==> flow/design.v <==
module PC(
	input CLK,
	input RST,
	input EN,
	input [15:0] NEXT,
	output reg [15:0] ADDR
);
always @(posedge CLK) begin
	if (RST)
		ADDR <= 16'd0;
	else if (EN)
		ADDR <= NEXT;
end
endmodule
module DECODER(
	input [15:0] COMMAND,
	output reg [3:0] CAL,
	output reg [1:0] MODE,
	output reg [7:0] IM,
	output reg [3:0] REG_A,
	output reg [3:0] REG_B,
	output reg [3:0] REG_O,
	output reg [1:0] REG_O_TYPE,
	output reg [1:0] JUMP_MODE,  
	output reg REG_WRITE,
	output reg [1:0] SEL,  
	output reg MEM_WRITE,
	output reg INOUT_FLAG
);
always @* begin
	CAL = 4'b0000;
	MODE = 2'b10;
	IM = 8'd0;
	REG_A = 4'd0;
	REG_B = 4'd0;
	REG_O = 4'd0;
	REG_O_TYPE = 2'b11;
	JUMP_MODE = 2'b11;
	REG_WRITE = 1'b0;
	SEL = 2'b00;
	MEM_WRITE = 1'b0;
	INOUT_FLAG = 1'b0;
	if (COMMAND[15] == 1) begin
		CAL[3] = 1'b0;
		CAL[2:0] = COMMAND[14:12];
		MODE = 2'b00;
		IM = COMMAND[7:0];
		REG_A = COMMAND[11:8];
		SEL = 2'b10;
		REG_WRITE = 1;
	end
	else if (COMMAND[14] == 1) begin
		CAL = COMMAND[13:10];
		if (COMMAND[9:8] == 2'b00) begin
			MODE = 2'b00;
			REG_A = COMMAND[7:4];
			REG_B = COMMAND[3:0];
			SEL = 2'b00;
			REG_WRITE = 1;
		end
		else if (COMMAND[9:8] == 2'b01) begin
			MODE = 2'b01;
			REG_A = COMMAND[7:4];
			REG_B = COMMAND[3:0];
			SEL = 2'b00;
			REG_WRITE = 0;
		end
		else if (COMMAND[9:8] == 2'b10) begin
			MODE = 2'b10;
			REG_O_TYPE = COMMAND[13:12];
			INOUT_FLAG = COMMAND[11];
			REG_O = COMMAND[7:4];
			REG_A = COMMAND[3:0];
			SEL = 2'b01;
			REG_WRITE = 1;
		end
		else begin
			MODE = 2'b11;
			REG_A = COMMAND[7:4];
			REG_B = COMMAND[3:0];
			SEL = 2'b00;
			REG_WRITE = COMMAND[10];
			MEM_WRITE = ~COMMAND[10];
		end
	end
	else if (COMMAND[12] == 1) begin
		if (COMMAND[7:4] == 4'b0000) begin
			CAL = 4'b0000;
			MODE = 2'b10;
			SEL = 2'b11;
			JUMP_MODE = COMMAND[9:8];
			if (COMMAND[3:0] == 4'b0000) begin
				REG_A = 4'd12;
				REG_B = 4'd13;
			end
			else begin
				REG_A = 4'd14;
				REG_B = 4'd15;
			end
			REG_WRITE = 0;
		end
		else if (COMMAND[7:4] == 4'b0001) begin
			CAL = 4'b1011;
			MODE = 2'b00;
			REG_A = COMMAND[3:0];
			IM = 8'b00000000;
			SEL = 2'b10;
			REG_WRITE = 1;
		end
		else if (COMMAND[7:4] == 4'b0010) begin
			CAL = 4'b0000;
			MODE = 2'b10;
			REG_O_TYPE = 2'b10;
			REG_O = COMMAND[3:0];
			SEL = 2'b01;
			REG_WRITE = 0;
			JUMP_MODE = 2'b10;
		end
	end
end
endmodule
module REG_DC (
	input CLK,
	input EN,
	input [127:0] REG_R,
	input [1:0] SEL,
	input [3:0] REG_A_ADDR,
	input [3:0] REG_B_ADDR,
	input [3:0] REG_O_ADDR,
	input [7:0] IM,
	output reg [7:0] REG_A,
	output reg [7:0] REG_B
 );
 wire [7:0] REG_A_VALUE = REG_R[REG_A_ADDR*8 +: 8];
 wire [7:0] REG_B_VALUE = REG_R[REG_B_ADDR*8 +: 8];
 always @(posedge CLK) begin
	if (EN) begin
		case (SEL)
			2'b00: begin
				REG_A <= REG_A_VALUE;
				REG_B <= REG_B_VALUE;
			end
			2'b01: begin
				REG_A <= {4'b0000, REG_O_ADDR};
				REG_B <= 8'd0;
			end
			2'b10: begin
				REG_A <= REG_A_VALUE;
				REG_B <= IM;
			end
			2'b11: begin
				REG_A <= {4'b0000, REG_B_ADDR};
				REG_B <= 8'd0;
			end
		endcase
	end
 end
 endmodule
module ALU(
	input CLK,
	input RST,
	input EN,
	input KILL,
	input [7:0] IN_A,
	input [7:0] IN_B,
	input [3:0] CAL,
	input [1:0] MODE,
	output [7:0] OUT,
	output C_OUT,
	output reg F_OUT
);
reg [8:0] RESULT;
assign C_OUT = RESULT[8];
assign OUT = RESULT[7:0];
wire C_IN = RESULT[8];
always @(posedge CLK) begin
	if (RST) begin
		RESULT <= 9'd0;
		F_OUT <= 1'b0;
	end
	else if (EN) begin
		if (KILL) begin
			RESULT <= 9'd0;
			F_OUT <= 1'b0;
		end
		else begin
			case (MODE)
				2'b00: begin
					case (CAL)
						4'b0000: RESULT <= IN_A + IN_B;
						4'b0001: RESULT <= IN_A - IN_B;
						4'b0010: RESULT <= $signed(IN_A) * $signed(IN_B);
						4'b0011: RESULT <= IN_A << IN_B;
						4'b0100: RESULT <= IN_A >> IN_B;
						4'b0101: RESULT <= IN_A & IN_B;
						4'b0110: RESULT <= IN_A | IN_B;
						4'b0111: RESULT <= IN_A ^ IN_B;
						4'b1000: RESULT <= $unsigned(IN_A) * $unsigned(IN_B);
						4'b1001: RESULT <= IN_A + IN_B + C_IN;
						4'b1010: RESULT <= IN_A - IN_B - C_IN;
						4'b1011: RESULT <= ~IN_A;
						default: RESULT <= 9'b000000000;
					endcase
					F_OUT <= 0;
				end
				2'b01: begin
					case (CAL)
						4'b0000: F_OUT <= IN_A == IN_B;
						4'b0001: F_OUT <= IN_A != IN_B;
						4'b0010: F_OUT <= IN_A < IN_B;
						4'b0011: F_OUT <= IN_A > IN_B;
						4'b0100: F_OUT <= IN_A <= IN_B;
						4'b0101: F_OUT <= IN_A >= IN_B;
						default: F_OUT <= 0;
					endcase
					RESULT <= 9'b000000000;
				end
				default: begin
					F_OUT <= 0;
					RESULT <= {1'b0, IN_A};
				end
			endcase
		end
	end
end
endmodule
module MEM(
	input CLK,
	input EN,
	input KILL,
	input [7:0] REG_A,
	input [7:0] REG_B,
	input [7:0] ADDR,
	input [1:0] MODE,
	input MEM_WRITE,
	output reg [7:0] Q
);
reg [7:0] MEM [255:0];
always @(posedge CLK) begin
	if (EN) begin
		if (MODE == 2'b11) begin
			if (MEM_WRITE) begin
				if (!KILL)
					MEM[REG_B] <= REG_A;
			end
			else
				Q <= MEM[REG_B];
		end
		else
			Q <= ADDR;
	end
end
endmodule
module REG_WB(
	input CLK,
	input RST,
	input EN,
	input REG_WRITE,
	input F_FLAG,
	input INOUT_FLAG,
	input [7:0] INT_FLAG_OUT,
	input [15:0] PC,
	input [3:0] REG_A_ADDR,
	input [1:0] MODE,
	input [1:0] JUMP_MODE,
	input [1:0] REG_O_TYPE,
	input [7:0] DATA,
	input [31:0] INPUT,
	output reg [15:0] NEXT,
	output [127:0] REG_R_OUT,
	output [63:0] REG_IO_OUT,
	output [63:0] REG_INT_FLAG_OUT,
	output INT_PROCESS
);
reg [7:0]  REG_R  [15:0];
reg [7:0]  REG_IO [7:0];
reg [23:0] REG_INT [7:0];
reg INT_FLAG;
reg [15:0] INT_PREV_PC;
assign INT_PROCESS = INT_FLAG;
genvar g;
generate
	for (g = 0; g < 16; g = g + 1) begin : gen_r
		assign REG_R_OUT[g*8 +: 8] = REG_R[g];
	end
	for (g = 0; g < 8; g = g + 1) begin : gen_io
		assign REG_IO_OUT[g*8 +: 8] = REG_IO[g];
		assign REG_INT_FLAG_OUT[g*8 +: 8] = REG_INT[g][23:16];
	end
endgenerate
wire [7:0] IO_READ = DATA[2] ? INPUT[DATA[1:0]*8 +: 8] : REG_IO[DATA[2:0]];
integer i;
always @(posedge CLK) begin
	if (RST) begin
		NEXT <= 16'd0;
		INT_FLAG <= 1'b0;
		INT_PREV_PC <= 16'd0;
		for (i = 0; i < 16; i = i + 1)
			REG_R[i] <= 8'd0;
		for (i = 0; i < 8; i = i + 1) begin
			REG_IO[i] <= 8'd0;
			REG_INT[i] <= 24'd0;
		end
	end
	else if (EN) begin
		if ((INT_FLAG_OUT != 8'b0) & !INT_FLAG) begin
			INT_FLAG <= 1;
			if (INT_FLAG_OUT[0])
				NEXT <= REG_INT[0][15:0];
			else if (INT_FLAG_OUT[1])
				NEXT <= REG_INT[1][15:0];
			else if (INT_FLAG_OUT[2])
				NEXT <= REG_INT[2][15:0];
			else if (INT_FLAG_OUT[3])
				NEXT <= REG_INT[3][15:0];
			else if (INT_FLAG_OUT[4])
				NEXT <= REG_INT[4][15:0];
			else if (INT_FLAG_OUT[5])
				NEXT <= REG_INT[5][15:0];
			else if (INT_FLAG_OUT[6])
				NEXT <= REG_INT[6][15:0];
			else
				NEXT <= REG_INT[7][15:0];
			INT_PREV_PC <= PC;
		end
		else if (REG_WRITE) begin
			case (MODE)
				2'b00: REG_R[REG_A_ADDR] <= DATA;
				2'b11: REG_R[REG_A_ADDR] <= DATA;
				2'b10: begin
					REG_IO[4] <= INPUT[7:0];
					REG_IO[5] <= INPUT[15:8];
					REG_IO[6] <= INPUT[23:16];
					REG_IO[7] <= INPUT[31:24];
					case (REG_O_TYPE)
						2'b00: begin
							if (INOUT_FLAG)
								REG_R[REG_A_ADDR] <= IO_READ;
							else
								REG_IO[DATA[2:0]] <= REG_R[REG_A_ADDR];
						end
						2'b01: begin
							if (REG_A_ADDR == 4'd0) begin
								REG_INT[DATA[2:0]][15:8] <= REG_R[12];
								REG_INT[DATA[2:0]][7:0] <= REG_R[13];
							end
							else begin
								REG_INT[DATA[2:0]][15:8] <= REG_R[14];
								REG_INT[DATA[2:0]][7:0] <= REG_R[15];
							end
						end
						2'b10: REG_INT[DATA[2:0]][23:16] <= REG_R[REG_A_ADDR];
						default: ;
					endcase
				end
				default: ;
			endcase
			NEXT <= PC + 16'b1;
		end
		else begin
			case (JUMP_MODE)
				2'b00: begin
					NEXT[15:8] <= REG_R[REG_A_ADDR];
					NEXT[7:0] <= REG_R[DATA[3:0]];
				end
				2'b01: begin
					if (F_FLAG) begin
						NEXT[15:8] <= REG_R[REG_A_ADDR];
						NEXT[7:0] <= REG_R[DATA[3:0]];
					end
					else
						NEXT <= PC + 16'b1;
				end
				2'b10: begin
					NEXT <= INT_PREV_PC;
					INT_FLAG <= 0;
				end
				default: NEXT <= PC + 16'b1;
			endcase
		end
	end
end
endmodule
module INPUT_INT(
	input CLK,
	input RST,
	input EN,
	input [7:0] INPUT,
	input [7:0] REG_INT,
	output reg INT_FLAG
);
reg [7:0] PREV_INPUT;
always @(posedge CLK) begin
	if (RST) begin
		INT_FLAG <= 1'b0;
		PREV_INPUT <= 8'd0;
	end
	else if (EN) begin
		if (REG_INT[1:0] == 2'b01)
			INT_FLAG <= |(~PREV_INPUT & INPUT);
		else if (REG_INT[1:0] == 2'b11)
			INT_FLAG <= |(PREV_INPUT & ~INPUT);
		else
			INT_FLAG <= 0;
		PREV_INPUT <= INPUT;
	end
end
endmodule
module TIMER_INT(
	input CLK,
	input RST,
	input EN,
	input [7:0] REG_INT,
	output reg INT_FLAG
);
reg [5:0] TIMER_COUNT;
reg [9:0] CNT;
wire CLK_TIMER = CNT == 10'd999;
always @(posedge CLK) begin
	if (RST) begin
		INT_FLAG <= 1'b0;
		TIMER_COUNT <= 6'd0;
		CNT <= 10'd0;
	end
	else if (EN) begin
		if (REG_INT[0] & (REG_INT[7:2] == TIMER_COUNT) & CLK_TIMER) begin
			INT_FLAG <= 1;
			TIMER_COUNT <= 6'b0;
		end
		else if (CLK_TIMER) begin
			TIMER_COUNT <= TIMER_COUNT + 6'b1;
		end
		else
			INT_FLAG <= 0;
		if (CNT == 10'd999)
			CNT <= 10'd0;
		else
			CNT <= CNT + 10'd1;
	end
end
endmodule
module AYUMU(
	input CLK,
	input RST,
	input [31:0] INPUT,
	output [31:0] OUTPUT,
	output [15:0] IADDR,
	input [15:0] IDATA
);
reg [4:0] CLKS;
always @(posedge CLK) begin
	if (RST)
		CLKS <= 5'b00001;
	else begin
		case (CLKS)
			5'b00001: CLKS <= 5'b00010;
			5'b00010: CLKS <= 5'b00100;
			5'b00100: CLKS <= 5'b01000;
			5'b01000: CLKS <= 5'b10000;
			5'b10000: CLKS <= 5'b00001;
			default: CLKS <= 5'b00001;
		endcase
	end
end
wire EN_DC  = CLKS[0];
wire EN_EX  = CLKS[1];
wire EN_MEM = CLKS[2];
wire EN_WB  = CLKS[3];
wire EN_FT  = CLKS[4];
reg F_FLAG;
always @(posedge CLK) begin
	if (RST)
		F_FLAG <= 1'b0;
	else if (EN_EX)
		F_FLAG <= F_OUT;
end
wire [15:0] NEXT;
wire [15:0] ADDR;
wire [15:0] COMMAND;
wire [3:0] CAL;
wire [1:0] MODE;
wire [7:0] IM;
wire [3:0] REG_A_ADDR;
wire [3:0] REG_B_ADDR;
wire [3:0] REG_O_ADDR;
wire [1:0] REG_O_TYPE;
wire [1:0] JUMP_MODE;
wire REG_WRITE;
wire [1:0] SEL;
wire MEM_WRITE;
wire INOUT_FLAG;
wire [127:0] REG_R;
wire [63:0] REG_IO;
wire [63:0] REG_INT;
wire [7:0] REG_A;
wire [7:0] REG_B;
wire [7:0] INT_FLAG_OUT;
wire [7:0] ALU_OUT;
wire C_OUT;
wire F_OUT;
wire [7:0] DATA;
wire INT_PROCESS;
wire INT_TAKE = (INT_FLAG_OUT != 8'b0) & !INT_PROCESS;
assign OUTPUT[31:0] = REG_IO[31:0];
assign IADDR = ADDR;
assign COMMAND = IDATA;
PC PC(.CLK(CLK), .RST(RST), .EN(EN_FT), .NEXT(NEXT), .ADDR(ADDR));
DECODER DECODER(.COMMAND(COMMAND), .CAL(CAL), .MODE(MODE), .IM(IM), .REG_A(REG_A_ADDR), .REG_B(REG_B_ADDR),
															 .REG_O(REG_O_ADDR), .REG_O_TYPE(REG_O_TYPE), .JUMP_MODE(JUMP_MODE), .REG_WRITE(REG_WRITE),
															 .SEL(SEL), .MEM_WRITE(MEM_WRITE), .INOUT_FLAG(INOUT_FLAG));
REG_DC REG_DC(.CLK(CLK), .EN(EN_DC), .REG_R(REG_R), .SEL(SEL), .REG_A_ADDR(REG_A_ADDR),
													.REG_B_ADDR(REG_B_ADDR), .REG_O_ADDR(REG_O_ADDR), .IM(IM), .REG_A(REG_A), .REG_B(REG_B));
ALU ALU(.CLK(CLK), .RST(RST), .EN(EN_EX), .KILL(INT_TAKE), .IN_A(REG_A), .IN_B(REG_B), .CAL(CAL), .MODE(MODE), .OUT(ALU_OUT), .C_OUT(C_OUT), .F_OUT(F_OUT));
MEM MEM(.CLK(CLK), .EN(EN_MEM), .KILL(INT_TAKE), .REG_A(REG_A), .REG_B(REG_B), .ADDR(ALU_OUT), .MODE(MODE), .MEM_WRITE(MEM_WRITE), .Q(DATA));
REG_WB REG_WB(.CLK(CLK), .RST(RST), .EN(EN_WB), .REG_WRITE(REG_WRITE), .F_FLAG(F_FLAG), .INOUT_FLAG(INOUT_FLAG), .INT_FLAG_OUT(INT_FLAG_OUT), .PC(ADDR), .REG_A_ADDR(REG_A_ADDR), .MODE(MODE),
													  .JUMP_MODE(JUMP_MODE), .REG_O_TYPE(REG_O_TYPE), .DATA(DATA), .INPUT(INPUT), .NEXT(NEXT), .REG_R_OUT(REG_R), .REG_IO_OUT(REG_IO), .REG_INT_FLAG_OUT(REG_INT), .INT_PROCESS(INT_PROCESS));
INPUT_INT INPUT_0(.CLK(CLK), .RST(RST), .EN(EN_WB), .INPUT(INPUT[7:0]), .REG_INT(REG_INT[7:0]), .INT_FLAG(INT_FLAG_OUT[0]));
INPUT_INT INPUT_1(.CLK(CLK), .RST(RST), .EN(EN_WB), .INPUT(INPUT[15:8]), .REG_INT(REG_INT[15:8]), .INT_FLAG(INT_FLAG_OUT[1]));
INPUT_INT INPUT_2(.CLK(CLK), .RST(RST), .EN(EN_WB), .INPUT(INPUT[23:16]), .REG_INT(REG_INT[23:16]), .INT_FLAG(INT_FLAG_OUT[2]));
INPUT_INT INPUT_3(.CLK(CLK), .RST(RST), .EN(EN_WB), .INPUT(INPUT[31:24]), .REG_INT(REG_INT[31:24]), .INT_FLAG(INT_FLAG_OUT[3]));
TIMER_INT TIMER_0 (.CLK(CLK), .RST(RST), .EN(EN_WB), .REG_INT(REG_INT[39:32]), .INT_FLAG(INT_FLAG_OUT[4]));
TIMER_INT TIMER_1 (.CLK(CLK), .RST(RST), .EN(EN_WB), .REG_INT(REG_INT[47:40]), .INT_FLAG(INT_FLAG_OUT[5]));
TIMER_INT TIMER_2 (.CLK(CLK), .RST(RST), .EN(EN_WB), .REG_INT(REG_INT[55:48]), .INT_FLAG(INT_FLAG_OUT[6]));
TIMER_INT TIMER_3 (.CLK(CLK), .RST(RST), .EN(EN_WB), .REG_INT(REG_INT[63:56]), .INT_FLAG(INT_FLAG_OUT[7]));
endmodule
* Reports on AYUMU
The steps from the RTL of AYUMU to its reports follow in flow order.
Lines are those of the file above, counted from 1.
Library cell names are shortened.
Not given: --
- Design top :: AYUMU
- Clock input :: CLK
- Standard-cell library :: sky130hd
- Corner :: tt_025C_1v80

* Word level
Counts by Yosys on the flattened word-level netlist (proc, flatten, opt, wreduce; memories kept). Print and check cells are left out.
Yosys's memory passes give these memory sizes; they may raise the number of words (mostly to a power of two), join words into wider ones and drop unused or constant bits.
- Add/sub/neg operators :: 13
- Multiply operators :: 2
- Magnitude comparators :: 4
- Equal/unequal tests :: 53
- Shift-type cells :: 5
- Multiplexer cells :: 302
- Bitwise gates (word level) :: 36
- Reductions and logical operators :: 37
** Operators by type and width (count)
- two-way mux 24 bit :: 34
- two-way mux 8 bit :: 82
- indexed select 128 x 8 -> 8 bit :: 2
- multiplier 8 x 8 -> 9 bit :: 2
- two-way mux 4 bit :: 29
- parallel mux 9 bit (select 12 bit) :: 1
- two-way mux 1 bit :: 98
- parallel mux 8 bit (select 3 bit) :: 4
- AND 8 bit :: 9
- NOT 8 bit :: 8
- OR reduction 8 bit :: 8
- two-way mux 2 bit :: 28
- two-way mux 6 bit :: 8
- adder 10 x 1 -> 10 bit (second input constant) :: 4
- == test 10 bit (second input constant) :: 4
- two-way mux 10 bit :: 4
- indexed select 32 x 6 -> 8 bit :: 1
- two-way mux 3 bit :: 9
- adder 6 x 1 -> 6 bit (second input constant) :: 4
- == test 6 bit :: 4
- == test 2 bit (second input constant) :: 11
- AND reduction 2 bit :: 10
- parallel mux 5 bit (select 4 bit) :: 1
- == test 2 x 1 -> 1 bit (second input constant) :: 9
- parallel mux 9 bit (select 2 bit) :: 1
- adder 16 x 1 -> 16 bit (second input constant) :: 1
- == test 4 x 3 -> 1 bit (second input constant) :: 4
- == test 4 bit (second input constant) :: 4
Other operator kinds: 36; their cells: 68.
- Bits in registers :: 193
- RAM bits :: 2432
- Memories kept :: 4
- Bits of input ports :: 50
** Memories
- MEM.MEM :: words 256, width 8, line 238 : reg [7:0] MEM [255:0];
- REG_WB.REG_INT :: words 8, width 24, line 277 : reg [23:0] REG_INT [7:0];
- REG_WB.REG_R :: words 16, width 8, line 275 : reg [7:0]  REG_R  [15:0];
- REG_WB.REG_IO :: words 8, width 8, line 276 : reg [7:0]  REG_IO [7:0];

* Longest topological paths
Longest topological path by Yosys (ltp), each cell counted once; first at word level (registers and memories cut), then after technology mapping (sequential cells cut; the memories' decode and read muxes count).
- Depth after elaboration :: 15
- ABC_AREA :: 1
- Depth in mapped cells :: 24
- Mapped depth without buffers :: 23

* After synthesis
Source: synth_stat.txt of the flow (Yosys; design flattened, memories mapped). It holds for the ABC_AREA given above (unset counts as 0); a run with the other value may have another netlist.
The area totals of this step are shown rounded.
- Cell count :: 10818
- Chip area (Yosys) :: 0.115 sq mm
- Sequential part of the area :: 0.0765 sq mm
- Flip-flop cells :: 2609
- Buffers :: 709
** Cell types
- edfxtp_1 :: count 2428, area in all 7.29E+04 sq um
- o21ai_0 :: count 1429, area in all 7.15E+03 sq um
- nor2_1 :: count 1892, area in all 7.1E+03 sq um
- nand2_1 :: count 1540, area in all 5.78E+03 sq um
- nand3_1 :: count 756, area in all 3.78E+03 sq um
- dfxtp_1 :: count 181, area in all 3.62E+03 sq um
- o22ai_1 :: count 539, area in all 3.37E+03 sq um
- clkbuf_1 :: count 574, area in all 2.15E+03 sq um
- inv_1 :: count 482, area in all 1.81E+03 sq um
- a21oi_1 :: count 265, area in all 1.33E+03 sq um
- ha_1 :: count 69, area in all 863.328 sq um
- o211ai_1 :: count 96, area in all 720.691 sq um
- fa_1 :: count 33, area in all 660.634 sq um
- nor3_1 :: count 67, area in all 335.322 sq um
- xor2_1 :: count 34, area in all 297.786 sq um
- buf_2 :: count 57, area in all 285.274 sq um
- buf_1 :: count 70, area in all 262.752 sq um
- nand4_1 :: count 38, area in all 237.728 sq um
Not listed: further types 41, cells in them 268.

* Timing after synthesis
Path of least setup slack by OpenSTA after synthesis, without wires, with an ideal clock, recovery checks aside; 20% of the period is set as input and as output delay. Where synthesis merged equal registers, the netlist keeps one of their names.
- Path type :: register -> register
- Start :: register REG_DC.REG_A[3]
- End :: register ALU.RESULT[8]
- Period :: 10.0 ns
- Launch time at the first pin :: 0.000 ns
- Arrival time :: 7.387 ns
- Setup slack :: 2.480 ns
- Delay of the path :: 7.520 ns
- Stages on the path :: 21
- Period reached after synthesis :: 7.52 ns
"delay of the path" is the arrival time less input delay plus setup time.
"stages on the path" counts driving pins, that of a launching flip-flop among them; a cell with two outputs on the path counts twice.
"period reached after synthesis" = period - worst setup slack (recovery checks aside). The figure is calculated, with input and output delays left at 20% of the set period.
At most two assigning lines are given for a register; there are more.
- Cells stage by stage :: edfxtp_1 > nand2_1 > fa_1 > inv_1 > fa_1 > inv_1 > fa_1 > fa_1 > inv_1 > ha_1 > a21oi_1 > a21boi_0 > nand2_1 > xor2_1 > nand3b_1 > nand3_1 > nand2_1 > nor2_1 > nand2_1 > nand2_1 > a21oi_1
** RTL lines, path post-synthesis
- start: declaration :: line 131 : output reg [7:0] REG_A,
- start: assignment :: line 144 : REG_A <= {4'b0000, REG_O_ADDR};
- start: assignment :: line 152 : REG_A <= {4'b0000, REG_B_ADDR};
- end: assignment :: line 190 : 4'b0000: RESULT <= IN_A + IN_B;
- end: assignment :: line 191 : 4'b0001: RESULT <= IN_A - IN_B;
- end: declaration :: line 172 : reg [8:0] RESULT;
Chain of elaborated cells between the ends: none given.

* Path in the finished layout
From the final timing report of run A: the path of least setup slack in the routed layout; clock arrival at registers is part of the times.
- Path type :: register -> register
- Start :: register REG_DC.REG_A[3]
- End :: register ALU.RESULT[8]
- Period :: 6.0 ns
- Launch time at the first pin :: 0.89 ns
- Arrival time :: 5.95 ns
- Setup slack :: 0.84 ns
- Stages on the path :: 23
At most two assigning lines are given for a register; there are more.
- Cells stage by stage :: edfxtp_1 > ha_1 > inv_1 > fa_1 > inv_1 > ha_1 > fa_1 > inv_1 > fa_1 > inv_1 > ha_4 > nand2_1 > inv_1 > a21boi_2 > nand2_1 > xor2_1 > nand3b_1 > nand3_1 > nand2_1 > nor2_1 > nand2_1 > nand2_1 > a21oi_1
** RTL lines, path post-layout
- start: declaration :: line 131 : output reg [7:0] REG_A,
- start: assignment :: line 144 : REG_A <= {4'b0000, REG_O_ADDR};
- start: assignment :: line 152 : REG_A <= {4'b0000, REG_B_ADDR};
- end: assignment :: line 190 : 4'b0000: RESULT <= IN_A + IN_B;
- end: assignment :: line 191 : 4'b0001: RESULT <= IN_A - IN_B;
- end: declaration :: line 172 : reg [8:0] RESULT;
Chain of elaborated cells between the ends: none given.

Data sheet: physical implementation of AYUMU

Flow measurements of AYUMU on sky130hd: 4 stored runs with different settings, listed in no order. Input and output delays are each 20% of the period that was set; the output load is 0.01 pF.
"clock period reached" means the clock period less the worst setup slack. The figure is calculated, with input and output delays left at 20% of the set period.
"critical path time": the worst setup path's part of the clock period (all of it between registers, 20% less for each end at a port) less its slack. A launch clock that arrives late makes it longer, a capture clock that arrives late makes it shorter.
"total power of the final layout" rests on the timing tool's default activity at the inputs, not on a simulated workload.
Results are given in rounded form.

* Run A
** Files
==> flow/run.sh <==
#!/bin/bash
# the make line also repeats the synthesis and layout settings of config.mk as NAME=value (left out here)
make -C /OpenROAD-flow-scripts/flow DESIGN_CONFIG=/design/flow/config.mk WORK_HOME=/design/flow/orfs CLKGATE_MAP_FILE= finish
==> flow/config.mk <==
export PLATFORM = sky130hd
export DESIGN_NAME = AYUMU
export DESIGN_NICKNAME = AYUMU
export VERILOG_FILES = /design/flow/design.v
export SDC_FILE = /design/flow/constraint.sdc
export NUM_CORES = 4
export LEC_CHECK = 0
export ABC_AREA = 1
export CAP_MARGIN = 20
export CELL_PAD_IN_SITES_GLOBAL_PLACEMENT = 2
export CORE_ASPECT_RATIO = 1.61
export CORE_MARGIN = 2
export CORE_UTILIZATION = 40
export CTS_CLUSTER_SIZE = 37
export MAX_ROUTING_LAYER = met5
export SLEW_MARGIN = 20
export TNS_END_PERCENT = 35
==> flow/constraint.sdc <==
create_clock -name core_clock -period 6.0 [get_ports {CLK}]
set_input_delay 1.2000 -clock core_clock [delete_from_list [all_inputs] [get_ports {CLK}]]
set_output_delay 1.2000 -clock core_clock [all_outputs]
set_load 0.01 [all_outputs]
** Results
- Mapped cell area after synthesis :: 0.115 sq mm
- Full die area :: 0.291 sq mm
- Standard-cell area of the final layout :: 0.131 sq mm
- Utilization after layout :: 0.458
- Setup slack of the worst path :: 0.842 ns
- Post-route setup TNS :: 0.000 ns
- Final worst hold slack :: 0.456 ns
- Total power of the final layout :: 49.4 mW
- Clock period reached :: 5.158 ns
- Critical path time :: 5.16 ns
- Class of the worst setup path :: register -> register

* Run B
** Files
==> flow/run.sh <==
#!/bin/bash
# the make line also repeats the synthesis and layout settings of config.mk as NAME=value (left out here)
make -C /OpenROAD-flow-scripts/flow DESIGN_CONFIG=/design/flow/config.mk WORK_HOME=/design/flow/orfs CLKGATE_MAP_FILE= finish
==> flow/config.mk <==
export PLATFORM = sky130hd
export DESIGN_NAME = AYUMU
export DESIGN_NICKNAME = AYUMU
export VERILOG_FILES = /design/flow/design.v
export SDC_FILE = /design/flow/constraint.sdc
export NUM_CORES = 4
export LEC_CHECK = 0
export CAP_MARGIN = 25
export CORE_MARGIN = 2
export CORE_UTILIZATION = 22
export CTS_CLUSTER_DIAMETER = 389
export CTS_CLUSTER_SIZE = 57
export MAX_ROUTING_LAYER = met4
export MIN_ROUTING_LAYER = met2
export PLACE_DENSITY_LB_ADDON = 0.09
export SLEW_MARGIN = 20
==> flow/constraint.sdc <==
create_clock -name core_clock -period 10.7 [get_ports {CLK}]
set_input_delay 2.1400 -clock core_clock [delete_from_list [all_inputs] [get_ports {CLK}]]
set_output_delay 2.1400 -clock core_clock [all_outputs]
set_load 0.01 [all_outputs]
** Results
- Mapped cell area after synthesis :: 0.113 sq mm
- Full die area :: 0.518 sq mm
- Standard-cell area of the final layout :: 0.124 sq mm
- Utilization after layout :: 0.243
- Setup slack of the worst path :: 3.89 ns
- Post-route setup TNS :: 0.000 ns
- Final worst hold slack :: 0.474 ns
- Total power of the final layout :: 21.4 mW
- Clock period reached :: 6.814 ns
- Critical path time :: 4.67 ns
- Class of the worst setup path :: input -> register

* Run C
** Files
==> flow/run.sh <==
#!/bin/bash
# the make line also repeats the synthesis and layout settings of config.mk as NAME=value (left out here)
make -C /OpenROAD-flow-scripts/flow DESIGN_CONFIG=/design/flow/config.mk WORK_HOME=/design/flow/orfs CLKGATE_MAP_FILE= finish
==> flow/config.mk <==
export PLATFORM = sky130hd
export DESIGN_NAME = AYUMU
export DESIGN_NICKNAME = AYUMU
export VERILOG_FILES = /design/flow/design.v
export SDC_FILE = /design/flow/constraint.sdc
export NUM_CORES = 4
export LEC_CHECK = 0
export ABC_AREA = 1
export CAP_MARGIN = 20
export CELL_PAD_IN_SITES_GLOBAL_PLACEMENT = 2
export CORE_ASPECT_RATIO = 1.61
export CORE_MARGIN = 2
export CORE_UTILIZATION = 40
export CTS_CLUSTER_SIZE = 77
export GPL_TIMING_DRIVEN = 0
export MAX_ROUTING_LAYER = met4
export PLACE_DENSITY_LB_ADDON = 0.17
export SETUP_SLACK_MARGIN = 1.61
export SLEW_MARGIN = 20
export TNS_END_PERCENT = 35
==> flow/constraint.sdc <==
create_clock -name core_clock -period 9.12 [get_ports {CLK}]
set_input_delay 1.8240 -clock core_clock [delete_from_list [all_inputs] [get_ports {CLK}]]
set_output_delay 1.8240 -clock core_clock [all_outputs]
set_load 0.01 [all_outputs]
** Results
- Mapped cell area after synthesis :: 0.115 sq mm
- Full die area :: 0.291 sq mm
- Standard-cell area of the final layout :: 0.133 sq mm
- Utilization after layout :: 0.464
- Setup slack of the worst path :: 1.51 ns
- Post-route setup TNS :: 0.000 ns
- Final worst hold slack :: 0.462 ns
- Total power of the final layout :: 34.2 mW
- Clock period reached :: 7.611 ns
- Critical path time :: 5.79 ns
- Class of the worst setup path :: input -> register

* Run D
** Files
==> flow/run.sh <==
#!/bin/bash
# the make line also repeats the synthesis and layout settings of config.mk as NAME=value (left out here)
make -C /OpenROAD-flow-scripts/flow DESIGN_CONFIG=/design/flow/config.mk WORK_HOME=/design/flow/orfs CLKGATE_MAP_FILE= finish
==> flow/config.mk <==
export PLATFORM = sky130hd
export DESIGN_NAME = AYUMU
export DESIGN_NICKNAME = AYUMU
export VERILOG_FILES = /design/flow/design.v
export SDC_FILE = /design/flow/constraint.sdc
export NUM_CORES = 4
export LEC_CHECK = 0
export ABC_AREA = 1
export CAP_MARGIN = 20
export CELL_PAD_IN_SITES_GLOBAL_PLACEMENT = 2
export CORE_ASPECT_RATIO = 1.61
export CORE_MARGIN = 2
export CORE_UTILIZATION = 40
export CTS_CLUSTER_SIZE = 77
export MAX_ROUTING_LAYER = met5
export PLACE_DENSITY_LB_ADDON = 0.17
export SETUP_SLACK_MARGIN = 1.61
export SLEW_MARGIN = 20
export TNS_END_PERCENT = 35
==> flow/constraint.sdc <==
create_clock -name core_clock -period 6.0 [get_ports {CLK}]
set_input_delay 1.2000 -clock core_clock [delete_from_list [all_inputs] [get_ports {CLK}]]
set_output_delay 1.2000 -clock core_clock [all_outputs]
set_load 0.01 [all_outputs]
** Results
- Mapped cell area after synthesis :: 0.115 sq mm
- Full die area :: 0.291 sq mm
- Standard-cell area of the final layout :: 0.131 sq mm
- Utilization after layout :: 0.458
- Setup slack of the worst path :: 1.40 ns
- Post-route setup TNS :: 0.000 ns
- Final worst hold slack :: 0.456 ns
- Total power of the final layout :: 49.1 mW
- Clock period reached :: 4.596 ns
- Critical path time :: 4.60 ns
- Class of the worst setup path :: register -> register
